==> flow/design.v <==
module packet2emesh #(parameter AW = 32,    
		      parameter PW = 104)   
   (
    input [PW-1:0]  packet_in,
    output 	    write_in,    
    output [1:0]    datamode_in, 
    output [4:0]    ctrlmode_in, 
    output [AW-1:0] dstaddr_in,  
    output [AW-1:0] srcaddr_in,  
    output [AW-1:0] data_in  
    );
   generate
      if(PW==104)
	begin : p104
	   assign write_in           = packet_in[0];   
	   assign datamode_in[1:0]   = packet_in[2:1];   
	   assign ctrlmode_in[4:0]   = {1'b0,packet_in[6:3]};   
	   assign dstaddr_in[31:0]   = packet_in[39:8]; 	 
	   assign srcaddr_in[31:0]   = packet_in[103:72];  
	   assign data_in[31:0]      = packet_in[71:40]; 
	end
      else if(PW==136)
	begin : p136
	   assign write_in           = packet_in[0];
	   assign datamode_in[1:0]   = packet_in[2:1];  
	   assign ctrlmode_in[4:0]   = packet_in[7:3];
	   assign dstaddr_in[63:0]   = {packet_in[135:104],packet_in[39:8]}; 
	   assign srcaddr_in[63:0]   = {packet_in[71:40],packet_in[135:72]};
	   assign data_in[63:0]      = packet_in[103:40];
	end
      else if(PW==72)
	begin : p72
	   assign write_in           = packet_in[0];
	   assign datamode_in[1:0]   = packet_in[2:1];  
	   assign ctrlmode_in[4:0]   = packet_in[7:3];
	   assign dstaddr_in[31:0]   = packet_in[39:8]; 
	   assign data_in[31:0]      = packet_in[71:40];
	end
      else if(PW==40)
	begin : p40
	   assign write_in           = packet_in[0];
	   assign datamode_in[1:0]   = packet_in[2:1];  
	   assign ctrlmode_in[4:0]   = packet_in[7:3];
	   assign dstaddr_in[15:0]   = packet_in[23:8]; 
	   assign data_in[15:0]      = packet_in[39:24];
	end
      else
	begin : unknown
	end
   endgenerate
endmodule  
module emesh2packet #(parameter AW = 32,    
		      parameter PW = 104)   
   (
    input 	    write_out, 
    input [1:0]     datamode_out,
    input [4:0]     ctrlmode_out,
    input [AW-1:0]  dstaddr_out,
    input [AW-1:0]  data_out, 
    input [AW-1:0]  srcaddr_out, 
    output [PW-1:0] packet_out
    );
   assign packet_out[0]       = write_out;   
   assign packet_out[2:1]     = datamode_out[1:0];
   assign packet_out[7:3]     = ctrlmode_out[4:0];
   generate   
     if(PW==136)
	begin : p136
	   assign packet_out[39:8]    = dstaddr_out[31:0];
	   assign packet_out[71:40]   = data_out[31:0];     
	   assign packet_out[103:72]  = srcaddr_out[31:0];  
	   assign packet_out[135:104] = dstaddr_out[63:32];
	end
      else if(PW==104)
	begin : p104
	   assign packet_out[39:8]    = dstaddr_out[31:0];
	   assign packet_out[71:40]   = data_out[31:0];
	   assign packet_out[103:72]  = srcaddr_out[31:0];
	end
      else if(PW==72)
	begin : p72
	   assign packet_out[39:8]    = dstaddr_out[31:0];
	   assign packet_out[71:40]   = data_out[31:0];
	end
      else if(PW==40)
	begin : p40
	   assign packet_out[23:8]    = dstaddr_out[15:0];
	   assign packet_out[39:24]   = data_out[15:0];
	end
   endgenerate
endmodule  
module oh_dsync  #(parameter PS    = 2,         
		   parameter DELAY = 0         
		   )
   (
    input  clk,  
    input  nreset,  
    input  din,  
    output dout     
    );
   localparam ASIC = 0;   
   generate
      if(ASIC)	
	begin : g0
	   asic_dsync asic_dsync (.clk(clk),
				  .nreset(nreset),
				  .din(din),
				  .dout(dout));
	end
      else
	begin : g0
	   reg [PS:0]   sync_pipe; 
	   always @ (posedge clk or negedge nreset)		 
	     if(!nreset)
	       sync_pipe[PS:0] <= 1'b0;
	     else
	       sync_pipe[PS:0] <= {sync_pipe[PS-1:0],din};	      	      
	   assign dout = (DELAY & sync_pipe[PS]) |   
			 (~DELAY & sync_pipe[PS-1]);  
      	end 
   endgenerate
endmodule  
module oh_memory_ram  # (parameter DW    = 104,            
			 parameter DEPTH = 32,             
			 parameter AW    = $clog2(DEPTH)   
			 ) 
   ( 
    input 		rd_clk, 
    input 		rd_en,  
    input [AW-1:0] 	rd_addr,  
    output reg [DW-1:0] rd_dout,  
    input 		wr_clk, 
    input 		wr_en,  
    input [AW-1:0] 	wr_addr,  
    input [DW-1:0] 	wr_wem,  
    input [DW-1:0] 	wr_din  
    );
   reg [DW-1:0]        ram    [DEPTH-1:0];  
   integer 	       i;
   always @ (posedge rd_clk)
     if(rd_en)       
       rd_dout[DW-1:0] <= ram[rd_addr[AW-1:0]];
   always @(posedge wr_clk)    
     for (i=0;i<DW;i=i+1)
       if (wr_en & wr_wem[i]) 
         ram[wr_addr[AW-1:0]][i] <= wr_din[i];
endmodule  
module oh_memory_dp # (parameter DW    = 104,       
		       parameter DEPTH = 32,        
		       parameter PROJ  = "",        
		       parameter MCW   = 8,          
		       parameter AW    = $clog2(DEPTH)  
		       ) 
   ( 
    input 	    wr_clk,  
    input 	    wr_en,  
    input [DW-1:0]  wr_wem,  
    input [AW-1:0]  wr_addr, 
    input [DW-1:0]  wr_din,  
    input 	    rd_clk,  
    input 	    rd_en,  
    input [AW-1:0]  rd_addr, 
    output [DW-1:0] rd_dout, 
    input 	    shutdown,  
    input [MCW-1:0] memconfig,  
    input [MCW-1:0] memrepair,  
    input 	    bist_en,  
    input 	    bist_we,  
    input [DW-1:0]  bist_wem,  
    input [AW-1:0]  bist_addr,  
    input [DW-1:0]  bist_din   
    );
   localparam ASIC = 0;   
   generate
      if(ASIC)
	begin : asic
	   oh_memory_ram #(.DW(DW),
			   .DEPTH(DEPTH))	     
	   memory_dp ( 
		      .rd_dout	(rd_dout[DW-1:0]),
		      .rd_clk	(rd_clk),
		      .rd_en	(rd_en),
		      .rd_addr	(rd_addr[AW-1:0]),
		      .wr_en	(wr_en),
		      .wr_clk	(wr_clk),
		      .wr_addr	(wr_addr[AW-1:0]),
		      .wr_wem	(wr_wem[DW-1:0]),
		      .wr_din	(wr_din[DW-1:0]));
	end  
      else
	begin : generic
	   oh_memory_ram #(.DW(DW),
			   .DEPTH(DEPTH))	     
	   memory_dp ( 
		      .rd_dout	(rd_dout[DW-1:0]),
		      .rd_clk	(rd_clk),
		      .rd_en	(rd_en),
		      .rd_addr	(rd_addr[AW-1:0]),
		      .wr_en	(wr_en),
		      .wr_clk	(wr_clk),
		      .wr_addr	(wr_addr[AW-1:0]),
		      .wr_wem	(wr_wem[DW-1:0]),
		      .wr_din	(wr_din[DW-1:0]));
	end  
   endgenerate
endmodule  
module oh_fifo_sync #(parameter DW        = 104,       
		      parameter DEPTH     = 32,        
		      parameter PROG_FULL = (DEPTH/2), 
		      parameter AW = $clog2(DEPTH)     
		      ) 
(
   input 	       clk,  
   input 	       nreset,  
   input [DW-1:0]      din,  
   input 	       wr_en,  
   input 	       rd_en,  
   output [DW-1:0]     dout,  
   output 	       full,  
   output 	       prog_full,  
   output 	       empty,  
   output reg [AW-1:0] rd_count      
 );
   reg [AW-1:0]        wr_addr;
   reg [AW-1:0]        rd_addr;
   wire 	       fifo_read;
   wire 	       fifo_write;
   assign empty       = (rd_count[AW-1:0] == 0);   
   assign prog_full   = (rd_count[AW-1:0] >= PROG_FULL);   
   assign full        = (rd_count[AW-1:0] == (DEPTH-1));
   assign fifo_read   = rd_en & ~empty;
   assign fifo_write  = wr_en & ~full;
   always @ ( posedge clk or negedge nreset) 
     if(!nreset) 
       begin	   
          wr_addr[AW-1:0]   <= 'd0;
          rd_addr[AW-1:0]   <= 'b0;
          rd_count[AW-1:0]  <= 'b0;
       end 
     else if(fifo_write & fifo_read) 
       begin
	  wr_addr[AW-1:0] <= wr_addr[AW-1:0] + 'd1;
	  rd_addr[AW-1:0] <= rd_addr[AW-1:0] + 'd1;	      
       end 
     else if(fifo_write) 
       begin
	  wr_addr[AW-1:0] <= wr_addr[AW-1:0]  + 'd1;
	  rd_count[AW-1:0]<= rd_count[AW-1:0] + 'd1;	
       end 
     else if(fifo_read) 
       begin	      
          rd_addr[AW-1:0] <= rd_addr[AW-1:0]  + 'd1;
          rd_count[AW-1:0]<= rd_count[AW-1:0] - 'd1;
       end
   oh_memory_dp 
     #(.DW(DW),
       .DEPTH(DEPTH))
   mem ( 
	.rd_dout	(dout[DW-1:0]),
	.rd_clk		(clk),
	.rd_en		(fifo_read),
	.rd_addr	(rd_addr[AW-1:0]),
	.wr_clk		(clk),
	.wr_en		(fifo_write),
  	.wr_wem		({(DW){1'b1}}),
	.wr_addr	(wr_addr[AW-1:0]),
	.wr_din	        (din[DW-1:0]));
endmodule  
module emaxi( 
   wr_wait, rd_wait, rr_access, rr_packet, m_axi_awid, m_axi_awaddr,
   m_axi_awlen, m_axi_awsize, m_axi_awburst, m_axi_awlock,
   m_axi_awcache, m_axi_awprot, m_axi_awqos, m_axi_awvalid, m_axi_wid,
   m_axi_wdata, m_axi_wstrb, m_axi_wlast, m_axi_wvalid, m_axi_bready,
   m_axi_arid, m_axi_araddr, m_axi_arlen, m_axi_arsize, m_axi_arburst,
   m_axi_arlock, m_axi_arcache, m_axi_arprot, m_axi_arqos,
   m_axi_arvalid, m_axi_rready,
   wr_access, wr_packet, rd_access, rd_packet, rr_wait, m_axi_aclk,
   m_axi_aresetn, m_axi_awready, m_axi_wready, m_axi_bid, m_axi_bresp,
   m_axi_bvalid, m_axi_arready, m_axi_rid, m_axi_rdata, m_axi_rresp,
   m_axi_rlast, m_axi_rvalid
   );
   parameter M_IDW  = 12;
   parameter PW     = 104;
   parameter AW     = 32;
   parameter DW     = 32;
   input 	       wr_access;
   input [PW-1:0]      wr_packet;   
   output 	       wr_wait;
   input 	       rd_access;
   input [PW-1:0]      rd_packet;
   output 	       rd_wait;
   output 	       rr_access;
   output [PW-1:0]     rr_packet;
   input 	       rr_wait;
   input  	       m_axi_aclk;     
   input  	       m_axi_aresetn;  
   output [M_IDW-1:0]  m_axi_awid;     
   output [31 : 0]     m_axi_awaddr;   
   output [7 : 0]      m_axi_awlen;    
   output [2 : 0]      m_axi_awsize;   
   output [1 : 0]      m_axi_awburst;  
   output              m_axi_awlock;   
   output [3 : 0]      m_axi_awcache;  
   output [2 : 0]      m_axi_awprot;   
   output [3 : 0]      m_axi_awqos;    
   output 	       m_axi_awvalid;  
   input 	       m_axi_awready;  
   output [M_IDW-1:0]  m_axi_wid;     
   output [63 : 0]     m_axi_wdata;    
   output [7 : 0]      m_axi_wstrb;    
   output 	       m_axi_wlast;    
   output 	       m_axi_wvalid;   
   input 	       m_axi_wready;   
   input [M_IDW-1:0]   m_axi_bid;
   input [1 : 0]       m_axi_bresp;    
   input 	       m_axi_bvalid;   
   output 	       m_axi_bready;   
   output [M_IDW-1:0]  m_axi_arid;     
   output [31 : 0]     m_axi_araddr;   
   output [7 : 0]      m_axi_arlen;    
   output [2 : 0]      m_axi_arsize;   
   output [1 : 0]      m_axi_arburst;  
   output              m_axi_arlock;   
   output [3 : 0]      m_axi_arcache;  
   output [2 : 0]      m_axi_arprot;   
   output [3 : 0]      m_axi_arqos;    
   output 	       m_axi_arvalid;  
   input 	       m_axi_arready;  
   input [M_IDW-1:0]   m_axi_rid;      
   input [63 : 0]      m_axi_rdata;    
   input [1 : 0]       m_axi_rresp;    
   input 	       m_axi_rlast;    
   input 	       m_axi_rvalid;   
   output 	       m_axi_rready;   
   reg [31 : 0]        m_axi_awaddr;
   reg [7:0] 	       m_axi_awlen;
   reg [2:0] 	       m_axi_awsize;
   reg 		       m_axi_awvalid;
   reg [63 : 0]        m_axi_wdata;
   reg [63 : 0]        m_axi_rdata_reg;
   reg [7 : 0] 	       m_axi_wstrb;
   reg 		       m_axi_wlast;
   reg 		       m_axi_wvalid;
   reg 		       awvalid_b;
   reg [31:0] 	       awaddr_b;
   reg [2:0] 	       awsize_b;
   reg [7:0] 	       awlen_b;
   reg 		       wvalid_b;
   reg [63:0] 	       wdata_b;
   reg [7:0] 	       wstrb_b;
   reg [63 : 0]        wdata_aligned;
   reg [7 : 0] 	       wstrb_aligned;
   reg 		       rr_access;
   reg [31:0] 	       rr_data;
   reg [31:0] 	       rr_srcaddr;
   reg [3:0] 	       rr_datamode;
   reg [3:0] 	       rr_ctrlmode;
   reg [31:0] 	       rr_dstaddr;
   reg [63:0] 	       m_axi_rdata_fifo;
   reg 		       rr_access_fifo;
   wire 	       aw_go;
   wire 	       w_go;
   wire 	       readinfo_wren;
   wire 	       readinfo_full;
   wire [40:0] 	       readinfo_out;
   wire [40:0] 	       readinfo_in;
   wire 	       awvalid_in;
   wire [1:0] 	       wr_datamode;
   wire [AW-1:0]       wr_dstaddr;
   wire [DW-1:0]       wr_data;
   wire [AW-1:0]       wr_srcaddr;
   wire [1:0] 	       rd_datamode;
   wire [4:0] 	       rd_ctrlmode;
   wire [AW-1:0]       rd_dstaddr;
   wire [AW-1:0]       rd_srcaddr;
   wire [1:0] 	       rr_datamode_fifo;
   wire [3:0] 	       rr_ctrlmode_fifo;
   wire [31:0] 	       rr_dstaddr_fifo;
   wire [2:0] 	       rr_alignaddr_fifo;
   wire [103:0]        packet_out;   
   wire 	       fifo_prog_full;
   wire 	       fifo_full;   	
   wire 	       fifo_rd_en;
   wire 	       fifo_wr_en;
   packet2emesh p2e_rxwr (
			  .write_in		(),
			  .datamode_in		(wr_datamode[1:0]),
			  .ctrlmode_in		(),
			  .dstaddr_in		(wr_dstaddr[AW-1:0]),
			  .data_in		(wr_data[DW-1:0]),
			  .srcaddr_in		(wr_srcaddr[AW-1:0]),
			  .packet_in		(wr_packet[PW-1:0])
			  );
   packet2emesh p2e_rxrd (
			  .write_in		(),
			  .datamode_in		(rd_datamode[1:0]),
			  .ctrlmode_in		(rd_ctrlmode[4:0]),
			  .dstaddr_in		(rd_dstaddr[AW-1:0]),
			  .data_in		(),
			  .srcaddr_in		(rd_srcaddr[AW-1:0]),
			  .packet_in		(rd_packet[PW-1:0])
			  );
   emesh2packet e2p (
		     .packet_out	(rr_packet[PW-1:0]),
		     .write_out		(1'b1),
		     .datamode_out	(rr_datamode[1:0]),
		     .ctrlmode_out	({1'b0,rr_ctrlmode[3:0]}),
		     .dstaddr_out	(rr_dstaddr[AW-1:0]),
		     .data_out		(rr_data[DW-1:0]),
		     .srcaddr_out	(rr_srcaddr[AW-1:0])
		     );
   assign m_axi_awid[M_IDW-1:0]  = {(M_IDW){1'b0}};
   assign m_axi_awburst[1:0]	= 2'b01;  
   assign m_axi_awcache[3:0]	= 4'b0000;  
   assign m_axi_awprot[2:0]	= 3'b000;
   assign m_axi_awqos[3:0]	= 4'b0000;
   assign m_axi_awlock          = 1'b0;
   assign m_axi_arid[M_IDW-1:0] = {(M_IDW){1'b0}};
   assign m_axi_arburst[1:0]	= 2'b01;  
   assign m_axi_arcache[3:0]	= 4'b0000;
   assign m_axi_arprot[2:0]	= 3'h0;
   assign m_axi_arqos[3:0]	= 4'h0;
   assign m_axi_arlock          = 1'b0;
   assign m_axi_bready    	= 1'b1; 
   assign m_axi_wid[M_IDW-1:0]  = {(M_IDW){1'b0}};
   assign aw_go       = m_axi_awvalid & m_axi_awready;
   assign w_go        = m_axi_wvalid  & m_axi_wready;
   assign wr_wait     = awvalid_b | wvalid_b;
   assign awvalid_in  = wr_access & ~awvalid_b & ~wvalid_b;
   always @( posedge m_axi_aclk )     
     if(!m_axi_aresetn) 
       begin
          m_axi_awvalid      <= 1'b0;
          m_axi_awaddr[31:0] <= 32'd0;
          m_axi_awlen[7:0]   <= 8'd0;
          m_axi_awsize[2:0]  <= 3'd0;	  
          awvalid_b          <= 1'b0;
          awaddr_b           <= 'd0;
          awlen_b[7:0]       <= 'd0;
          awsize_b[2:0]      <= 'd0;
       end 
     else 
       begin
          if( ~m_axi_awvalid | aw_go ) 
	    begin
               if( awvalid_b ) 
		 begin
		    m_axi_awvalid       <= 1'b1;
		    m_axi_awaddr[31:0]  <= awaddr_b[31:0];
		    m_axi_awlen[7:0]    <= awlen_b[7:0];
		    m_axi_awsize[2:0]   <= awsize_b[2:0];
		 end 
	      else 
		begin
		   m_axi_awvalid       <= awvalid_in;
		   m_axi_awaddr[31:0]  <= wr_dstaddr[31:0];
		   m_axi_awlen[7:0]    <= 8'b0;
		   m_axi_awsize[2:0]   <= { 1'b0, wr_datamode[1:0]};
		end
	    end
          if( awvalid_in & m_axi_awvalid & ~aw_go )
            awvalid_b <= 1'b1;
          else if( aw_go )
            awvalid_b <= 1'b0;
         if( awvalid_in )
	   begin
              awaddr_b[31:0]  <= wr_dstaddr[31:0];
              awlen_b[7:0]    <= 8'b0;
              awsize_b[2:0]   <= { 1'b0, wr_datamode[1:0] };
         end        
       end  
   always @*
     case( wr_datamode[1:0] )        
       2'b00:    wdata_aligned[63:0] = { 8{wr_data[7:0]}};
       2'b01:    wdata_aligned[63:0] = { 4{wr_data[15:0]}};
       2'b10:    wdata_aligned[63:0] = { 2{wr_data[31:0]}};
       default: wdata_aligned[63:0]  = { wr_srcaddr[31:0], wr_data[31:0]};
     endcase
   always @*
     begin
	case(wr_datamode[1:0])
          2'd0:  
            case(wr_dstaddr[2:0])
              3'd0:    wstrb_aligned[7:0] = 8'h01;
              3'd1:    wstrb_aligned[7:0] = 8'h02;
              3'd2:    wstrb_aligned[7:0] = 8'h04;
              3'd3:    wstrb_aligned[7:0] = 8'h08;
              3'd4:    wstrb_aligned[7:0] = 8'h10;
              3'd5:    wstrb_aligned[7:0] = 8'h20;
              3'd6:    wstrb_aligned[7:0] = 8'h40;
              default: wstrb_aligned[7:0] = 8'h80;
            endcase
          2'd1:  
            case(wr_dstaddr[2:1])
              2'd0:    wstrb_aligned[7:0] = 8'h03;
              2'd1:    wstrb_aligned[7:0] = 8'h0c;
              2'd2:    wstrb_aligned[7:0] = 8'h30;
              default: wstrb_aligned[7:0] = 8'hc0;
            endcase
          2'd2:  
            if(wr_dstaddr[2])
	      wstrb_aligned[7:0] = 8'hf0;
            else
	      wstrb_aligned[7:0] = 8'h0f;
	  2'd3: 
	    wstrb_aligned[7:0] = 8'hff;
	endcase  
     end  
   always @ (posedge m_axi_aclk )
     if(~m_axi_aresetn) 
       begin	  
	  m_axi_wvalid      <= 1'b0;
          m_axi_wdata[63:0] <= 64'b0;
          m_axi_wstrb[7:0]  <= 8'b0;
          m_axi_wlast       <= 1'b1;  
          wvalid_b          <= 1'b0;
          wdata_b[63:0]     <= 64'b0;
          wstrb_b[7:0]      <= 8'b0;         
       end 
     else 
       begin
          if( ~m_axi_wvalid | w_go ) 
	    begin
            if( wvalid_b ) 
	      begin
		 m_axi_wvalid       <= 1'b1;
		 m_axi_wdata[63:0]  <= wdata_b[63:0];
		 m_axi_wstrb[7:0]   <= wstrb_b[7:0];
              end 
	    else 
	      begin
		 m_axi_wvalid       <= awvalid_in;
		 m_axi_wdata[63:0]  <= wdata_aligned[63:0];
		 m_axi_wstrb[7:0]   <= wstrb_aligned[7:0];
              end
            end  
         if( wr_access & m_axi_wvalid & ~w_go )
           wvalid_b <= 1'b1;
         else if( w_go )
           wvalid_b <= 1'b0;
          if( awvalid_in ) 
	    begin
               wdata_b[63:0] <= wdata_aligned[63:0];
               wstrb_b[7:0]  <= wstrb_aligned[7:0];
            end
       end  
   assign  readinfo_in[40:0] = {rd_srcaddr[31:0], 
				rd_dstaddr[2:0],  
				rd_ctrlmode[3:0], 
				rd_datamode[1:0]  
				};
   wire sync_nreset;   
   oh_dsync dsync(.dout	(sync_nreset),
	       .clk	(m_axi_aclk),
	       .nreset       (1'b1),
	       .din	(m_axi_aresetn)
	       );
   oh_fifo_sync #(.DW(104), 
		   .DEPTH(32)) 
   fifo_async (.full		(fifo_full),
	       .prog_full	(fifo_prog_full),
	       .dout		(packet_out[103:0]),
	       .empty		(),
	       .nreset		(sync_nreset),
	       .clk	        (m_axi_aclk),
	       .wr_en		(fifo_wr_en),
	       .din		({63'b0,readinfo_in[40:0]}),
	       .rd_en		(fifo_rd_en)
	       ); 
   assign  rr_datamode_fifo[1:0]  = packet_out[1:0];
   assign  rr_ctrlmode_fifo[3:0]  = packet_out[5:2];
   assign  rr_alignaddr_fifo[2:0] = packet_out[8:6];
   assign  rr_dstaddr_fifo[31:0]  = packet_out[40:9];
   assign    m_axi_araddr[31:0]   = rd_dstaddr[31:0];
   assign    m_axi_arsize[2:0]    = {1'b0, rd_datamode[1:0]};
   assign    m_axi_arlen[7:0]     = 8'd0;  
   assign    m_axi_arvalid        = rd_access & ~fifo_prog_full;  
   assign    fifo_wr_en           = m_axi_arvalid & m_axi_arready ;
   assign    rd_wait              = ~m_axi_arready | fifo_prog_full; 
   assign    fifo_rd_en           =  m_axi_rvalid & m_axi_rready; 
   assign    m_axi_rready         = ~rr_wait;  
   always @ (posedge m_axi_aclk)
     if(!m_axi_aresetn) 
       begin
	  rr_access_fifo  <= 1'b0;	  
	  rr_access       <= 1'b0;	  
       end
     else	 
       begin
	  rr_access_fifo   <= fifo_rd_en;
	  rr_access        <= rr_access_fifo;	  
       end
   always @ (posedge m_axi_aclk)    
     begin	  
	m_axi_rdata_fifo[63:0] <= m_axi_rdata[63:0];      	  
	rr_datamode[1:0]       <= rr_datamode_fifo[1:0];
	rr_ctrlmode[3:0]       <= rr_ctrlmode_fifo[3:0];
	rr_dstaddr[31:0]       <= rr_dstaddr_fifo[31:0];	  
	case(rr_datamode_fifo[1:0]) 
          2'd0:   
            case(rr_alignaddr_fifo[2:0])
	      3'd0:     rr_data[31:0] <= {24'b0,m_axi_rdata_fifo[7:0]};
	      3'd1:     rr_data[31:0] <= {24'b0,m_axi_rdata_fifo[15:8]};
	      3'd2:     rr_data[31:0] <= {24'b0,m_axi_rdata_fifo[23:16]};
	      3'd3:     rr_data[31:0] <= {24'b0,m_axi_rdata_fifo[31:24]};
	      3'd4:     rr_data[31:0] <= {24'b0,m_axi_rdata_fifo[39:32]};
	      3'd5:     rr_data[31:0] <= {24'b0,m_axi_rdata_fifo[47:40]};
	      3'd6:     rr_data[31:0] <= {24'b0,m_axi_rdata_fifo[55:48]};
	      3'd7:     rr_data[31:0] <= {24'b0,m_axi_rdata_fifo[63:56]};
	      default:  rr_data[31:0] <= {24'b0,m_axi_rdata_fifo[7:0]};
            endcase	    
          2'd1:   
            case(rr_alignaddr_fifo[2:1])
	      2'd0:    rr_data[31:0] <= {16'b0,m_axi_rdata_fifo[15:0]};
	      2'd1:    rr_data[31:0] <= {16'b0,m_axi_rdata_fifo[31:16]};
	      2'd2:    rr_data[31:0] <= {16'b0,m_axi_rdata_fifo[47:32]};
	      2'd3:    rr_data[31:0] <= {16'b0,m_axi_rdata_fifo[63:48]};
	      default: rr_data[31:0] <= {16'b0,m_axi_rdata_fifo[15:0]};
            endcase
          2'd2:   
	    begin
               if(rr_alignaddr_fifo[2])
		 rr_data[31:0] <= m_axi_rdata_fifo[63:32];
               else
		 rr_data[31:0] <= m_axi_rdata_fifo[31:0];
	    end
          2'd3: 
	    begin  
	       rr_data[31:0]     <= m_axi_rdata_fifo[31:0];
	       rr_srcaddr[31:0]  <= m_axi_rdata_fifo[63:32];
            end
        endcase         
     end  
endmodule  
### Tool chain data of emaxi

Tool output for the design above, in the order of the flow.
Line numbers count from 1 in the design file above.
Cell names lack the library's common part.
Not given: -

* top: emaxi
* clock: m_axi_aclk
* cell library: sky130hd
* corner: tt_025C_1v80

### Elaborated design

Yosys after proc, flatten, opt, wreduce and memory -nomap, before mapping. Memory bits, and registers merged into a memory's read port (data or address), are not among the register bits. Print and check cells are not counted. Equal cells are merged and count once.
Memory sizes are those after Yosys's memory passes, which may raise the word count (mostly to a power of two), join words into wider ones and drop unused or constant bits.

* bits in registers: 401
* bits in writable memories: 3328
* clocked read ports x word width: 104
* memories kept: 1
* input port bits: 311
* output and inout port bits: 335
* elaborated cells: 231

* add/subtract/negate cells: 4
* $lt $le $gt $ge: 1
* equality and inequality tests: 26
* mux-type cells: 131
* bitwise operators: 30
* reductions and logical operators: 14

Memories
* fifo_async.mem.generic.memory_dp.ram: words 32, bits a word 104, read ports 1, wr ports 1, RTL line 138 `reg [DW-1:0]        ram    [DEPTH-1:0];`

Operator list (count)
* 2-to-1 mux 104 bit: 104
* case mux 32 bit (select 8 bit): 1
* case mux 32 bit (select 4 bit): 2
* case mux 64 bit (select 3 bit): 1
* 2-to-1 mux 64 bit: 1
* 2-to-1 mux 32 bit: 2
* case mux 8 bit (select 7 bit): 1
* 2-to-1 mux 5 bit: 7
* case mux 8 bit (select 4 bit): 1
* case mux 8 bit (select 3 bit): 1
* == test 3 bit with constant B: 7
* 2-to-1 mux 8 bit: 2
* adder 5 x 1 -> 5 bit with constant B: 3
* bitwise AND 1 bit: 14
* == test 2 bit with constant B: 7
* NOT 1 bit: 12
* == test 3 x 2 -> 1 bit with constant B: 4
* nonzero test 2 bit: 5
* == test 2 x 1 -> 1 bit with constant B: 4
* zero test 2 bit: 4
* 2-to-1 mux 1 bit: 7
* == test 3 x 1 -> 1 bit with constant B: 2
* zero test 3 bit: 2
* subtractor 5 x 1 -> 5 bit with constant B: 1
* greater-or-equal comparator 5 bit with constant B: 1
* == test 5 bit with constant B: 1
* zero test 5 bit: 1
* OR 1 bit: 4

Not listed: further kinds 3, cells in them 4.

### Logic depth

Longest topological path by Yosys (ltp), each cell counted once; first at word level (registers and memories cut), then after technology mapping (sequential cells cut; the memories' decode and read muxes count).

* depth after elaboration: 8
* ABC_AREA: 0
* gate-level depth with buffers: 9

### Synthesis result

Source: synth_stat.txt of the flow (Yosys; design flattened, memories mapped). It holds for the ABC_AREA given above (unset counts as 0); a run with the other value may have another netlist.

Cells by type
* edfxtp_1: count 1385, total area 4.16E+04 um2
* dfxtp_1: count 354, total area 7.09E+03 um2
* mux2i_1: count 422, total area 4.22E+03 um2
* mux4_2: count 170, total area 3.83E+03 um2
* a22oi_1: count 190, total area 1.43E+03 um2
* a21oi_1: count 277, total area 1386.33 um2
* buf_4: count 138, total area 1.04E+03 um2
* nand2_1: count 245, total area 919.632 um2
* nor2b_1: count 118, total area 738.208 um2
* a211oi_1: count 86, total area 645.619 um2
* nor2_1: count 171, total area 641.866 um2
* clkbuf_1: count 134, total area 502.982 um2
* nand3_1: count 96, total area 480.461 um2
* buf_2: count 86, total area 430.413 um2
* o21ai_0: count 82, total area 410.394 um2
* dfrtp_1: count 15, total area 375.36 um2
* nand4_1: count 44, total area 275.264 um2
* mux2_2: count 18, total area 202.694 um2

Other cell types: 43; their cells: 186.

* standard cells after synthesis: 4217
* cell area after synthesis: 67478.5 um2
* area of sequential cells: 49052.0 um2
* flip-flops: 1754

By module: a second synthesis without flattening, with its own total; a netlist apart from the flattened one above.

* cell total of the unflattened synthesis: 12174
* area total of the unflattened synthesis: 163379.2 um2

Rows give one instance, submodules left out.

Modules
* oh_memory_ram: times used 1, cells 10174, area 144896.5 um2, seq. area 103058.8 um2
* emaxi: times used 1, cells 1601, area 15218.3 um2, seq. area 8007.7 um2
* packet2emesh: times used 2, cells 105, area 784.5 um2, seq. area 0.0 um2
* oh_fifo_sync: times used 1, cells 83, area 864.6 um2, seq. area 375.4 um2
* emesh2packet: times used 1, cells 104, area 780.7 um2, seq. area 0.0 um2
* oh_dsync: times used 1, cells 2, area 50.0 um2, seq. area 50.0 um2
* oh_memory_dp: times used 1, cells 0, area 0.0 um2, seq. area 0.0 um2

### Worst setup path after synthesis

OpenSTA on the mapped netlist: ideal clock, no wires. The path of least setup slack (recovery checks aside). Input and output delay are each 20% of the period. Register names are those of the netlist, which keeps one name where synthesis merged equal registers.

* kind: input-to-reg
* from: input rd_access
* to: memory fifo_async.mem.generic.memory_dp.ram[31][0]
* period: 5.0 ns
* input delay: 1.000 ns
* library setup time: 0.440 ns
* launch time at the first pin: 1.000 ns
* arrival time: 3.675 ns
* data required time: 4.560 ns
* slack: 0.885 ns
* delay of the path: 3.115 ns
* driving pins on the path: 6
* buffers on the path: 1
* synthesis period reached: 4.115 ns

"delay of the path" = arrival - input delay + setup time.
"driving pins on the path" counts driving pins, that of a launching flip-flop among them; a cell with two outputs on the path counts twice.
"synthesis period reached" = period - worst setup slack (recovery checks aside). The figure is calculated, with input and output delays left at 20% of the set period.

* cell sequence: nor2b_1 > nand2_1 > inv_2 > nand2_1 > clkbuf_1 > nor2_1

RTL lines, path after synthesis
* from (decl): RTL line 289 `input rd_access;`
* to (decl): RTL line 138 `reg [DW-1:0]        ram    [DEPTH-1:0];`

Chain of elaborated cells between the ends: none given.

### Worst path after layout

From the final timing report of entry A: the path of least setup slack in the routed layout; clock arrival at registers is part of the times.

* kind: reg-to-reg
* from: register fifo_async.rd_addr[3]
* to: register fifo_async.mem.generic.memory_dp.rd_dout[30]
* period: 2.63 ns
* library setup time: 0.32 ns
* launch time at the first pin: 0.84 ns
* arrival time: 3.10 ns
* data required time: 3.15 ns
* slack: 0.05 ns
* driving pins on the path: 7
* buffers on the path: 2

A register here has more assigning lines than the two given.

* cell sequence: dfrtp_1 > buf_2 > nand3b_1 > buf_2 > nor2b_1 > a21oi_1 > nand4_1

RTL lines, path post-layout
* from (decl): RTL line 225 `reg [AW-1:0]        rd_addr;`
* from (assign): RTL line 243 `rd_addr[AW-1:0] <= rd_addr[AW-1:0] + 'd1;`
* from (assign): RTL line 252 `rd_addr[AW-1:0] <= rd_addr[AW-1:0]  + 'd1;`
* to (decl): RTL line 131 `output reg [DW-1:0] rd_dout,`

Chain of elaborated cells between the ends: none given.

Record of 2 stored runs of the RTL-to-layout flow on emaxi, platform sky130hd. The runs are unordered. Constraints: input delay and output delay 20% of the set period each, output load 0.01 pF.
"achieved clock period" means the clock period less the worst setup slack. The figure is calculated, with input and output delays left at 20% of the set period.
"worst path time": the worst setup path's part of the clock period (all of it between registers, 20% less for each end at a port) less its slack. A launch clock that arrives late makes it longer, a capture clock that arrives late makes it shorter.
"power" rests on the timing tool's default activity at the inputs, not on a simulated workload.

### Entry A

==> flow/run.sh <==
#!/bin/bash
# the make line also repeats the synthesis and layout settings of config.mk as NAME=value (left out here)
make -C /OpenROAD-flow-scripts/flow DESIGN_CONFIG=/design/flow/config.mk WORK_HOME=/design/flow/orfs CLKGATE_MAP_FILE= finish
==> flow/config.mk <==
export PLATFORM = sky130hd
export DESIGN_NAME = emaxi
export DESIGN_NICKNAME = emaxi
export VERILOG_FILES = /design/flow/design.v
export SDC_FILE = /design/flow/constraint.sdc
export NUM_CORES = 4
export LEC_CHECK = 0
export ABC_AREA = 0
export CAP_MARGIN = 20
export CELL_PAD_IN_SITES_GLOBAL_PLACEMENT = 1
export CORE_MARGIN = 2
export CORE_UTILIZATION = 28
export CTS_CLUSTER_DIAMETER = 274
export CTS_CLUSTER_SIZE = 86
export GPL_ROUTABILITY_DRIVEN = 0
export GPL_TIMING_DRIVEN = 0
export MIN_ROUTING_LAYER = met1
export PLACE_DENSITY_LB_ADDON = 0.23
export SLEW_MARGIN = 25
==> flow/constraint.sdc <==
create_clock -name core_clock -period 2.63 [get_ports {m_axi_aclk}]
set_input_delay 0.5260 -clock core_clock [delete_from_list [all_inputs] [get_ports {m_axi_aclk}]]
set_output_delay 0.5260 -clock core_clock [all_outputs]
set_load 0.01 [all_outputs]

Results of entry A:
- Setup slack of the worst path: 0.046 ns
- Power: 65,143 uW
- Utilization: 33.5%
- Chip area in the Yosys report: 67,478.5 um2
- Achieved clock period: 2.584 ns
- Worst path time: 2.58 ns
- Worst path kind: reg-to-reg
- Standard-cell area after layout: 80,516.0 um2
- Total negative slack: 0.000 ns
- Overall die area: 244,936.0 um2

### Entry B

==> flow/run.sh <==
#!/bin/bash
# the make line also repeats the synthesis and layout settings of config.mk as NAME=value (left out here)
make -C /OpenROAD-flow-scripts/flow DESIGN_CONFIG=/design/flow/config.mk WORK_HOME=/design/flow/orfs CLKGATE_MAP_FILE= finish
==> flow/config.mk <==
export PLATFORM = sky130hd
export DESIGN_NAME = emaxi
export DESIGN_NICKNAME = emaxi
export VERILOG_FILES = /design/flow/design.v
export SDC_FILE = /design/flow/constraint.sdc
export NUM_CORES = 4
export LEC_CHECK = 0
export CAP_MARGIN = 20
export CELL_PAD_IN_SITES_GLOBAL_PLACEMENT = 2
export CORE_MARGIN = 5
export CORE_UTILIZATION = 40
export CTS_CLUSTER_SIZE = 19
export MAX_ROUTING_LAYER = met4
export SLEW_MARGIN = 20
==> flow/constraint.sdc <==
create_clock -name core_clock -period 5.62 [get_ports {m_axi_aclk}]
set_input_delay 1.1240 -clock core_clock [delete_from_list [all_inputs] [get_ports {m_axi_aclk}]]
set_output_delay 1.1240 -clock core_clock [all_outputs]
set_load 0.01 [all_outputs]

Results of entry B:
- Setup slack of the worst path: 1.885 ns
- Power: 36,422 uW
- Utilization: 47.8%
- Chip area in the Yosys report: 67,478.5 um2
- Achieved clock period: 3.735 ns
- Worst path time: 2.61 ns
- Worst path kind: input-to-reg
- Standard-cell area after layout: 80,103.1 um2
- Total negative slack: 0.000 ns
- Overall die area: 177,010.0 um2
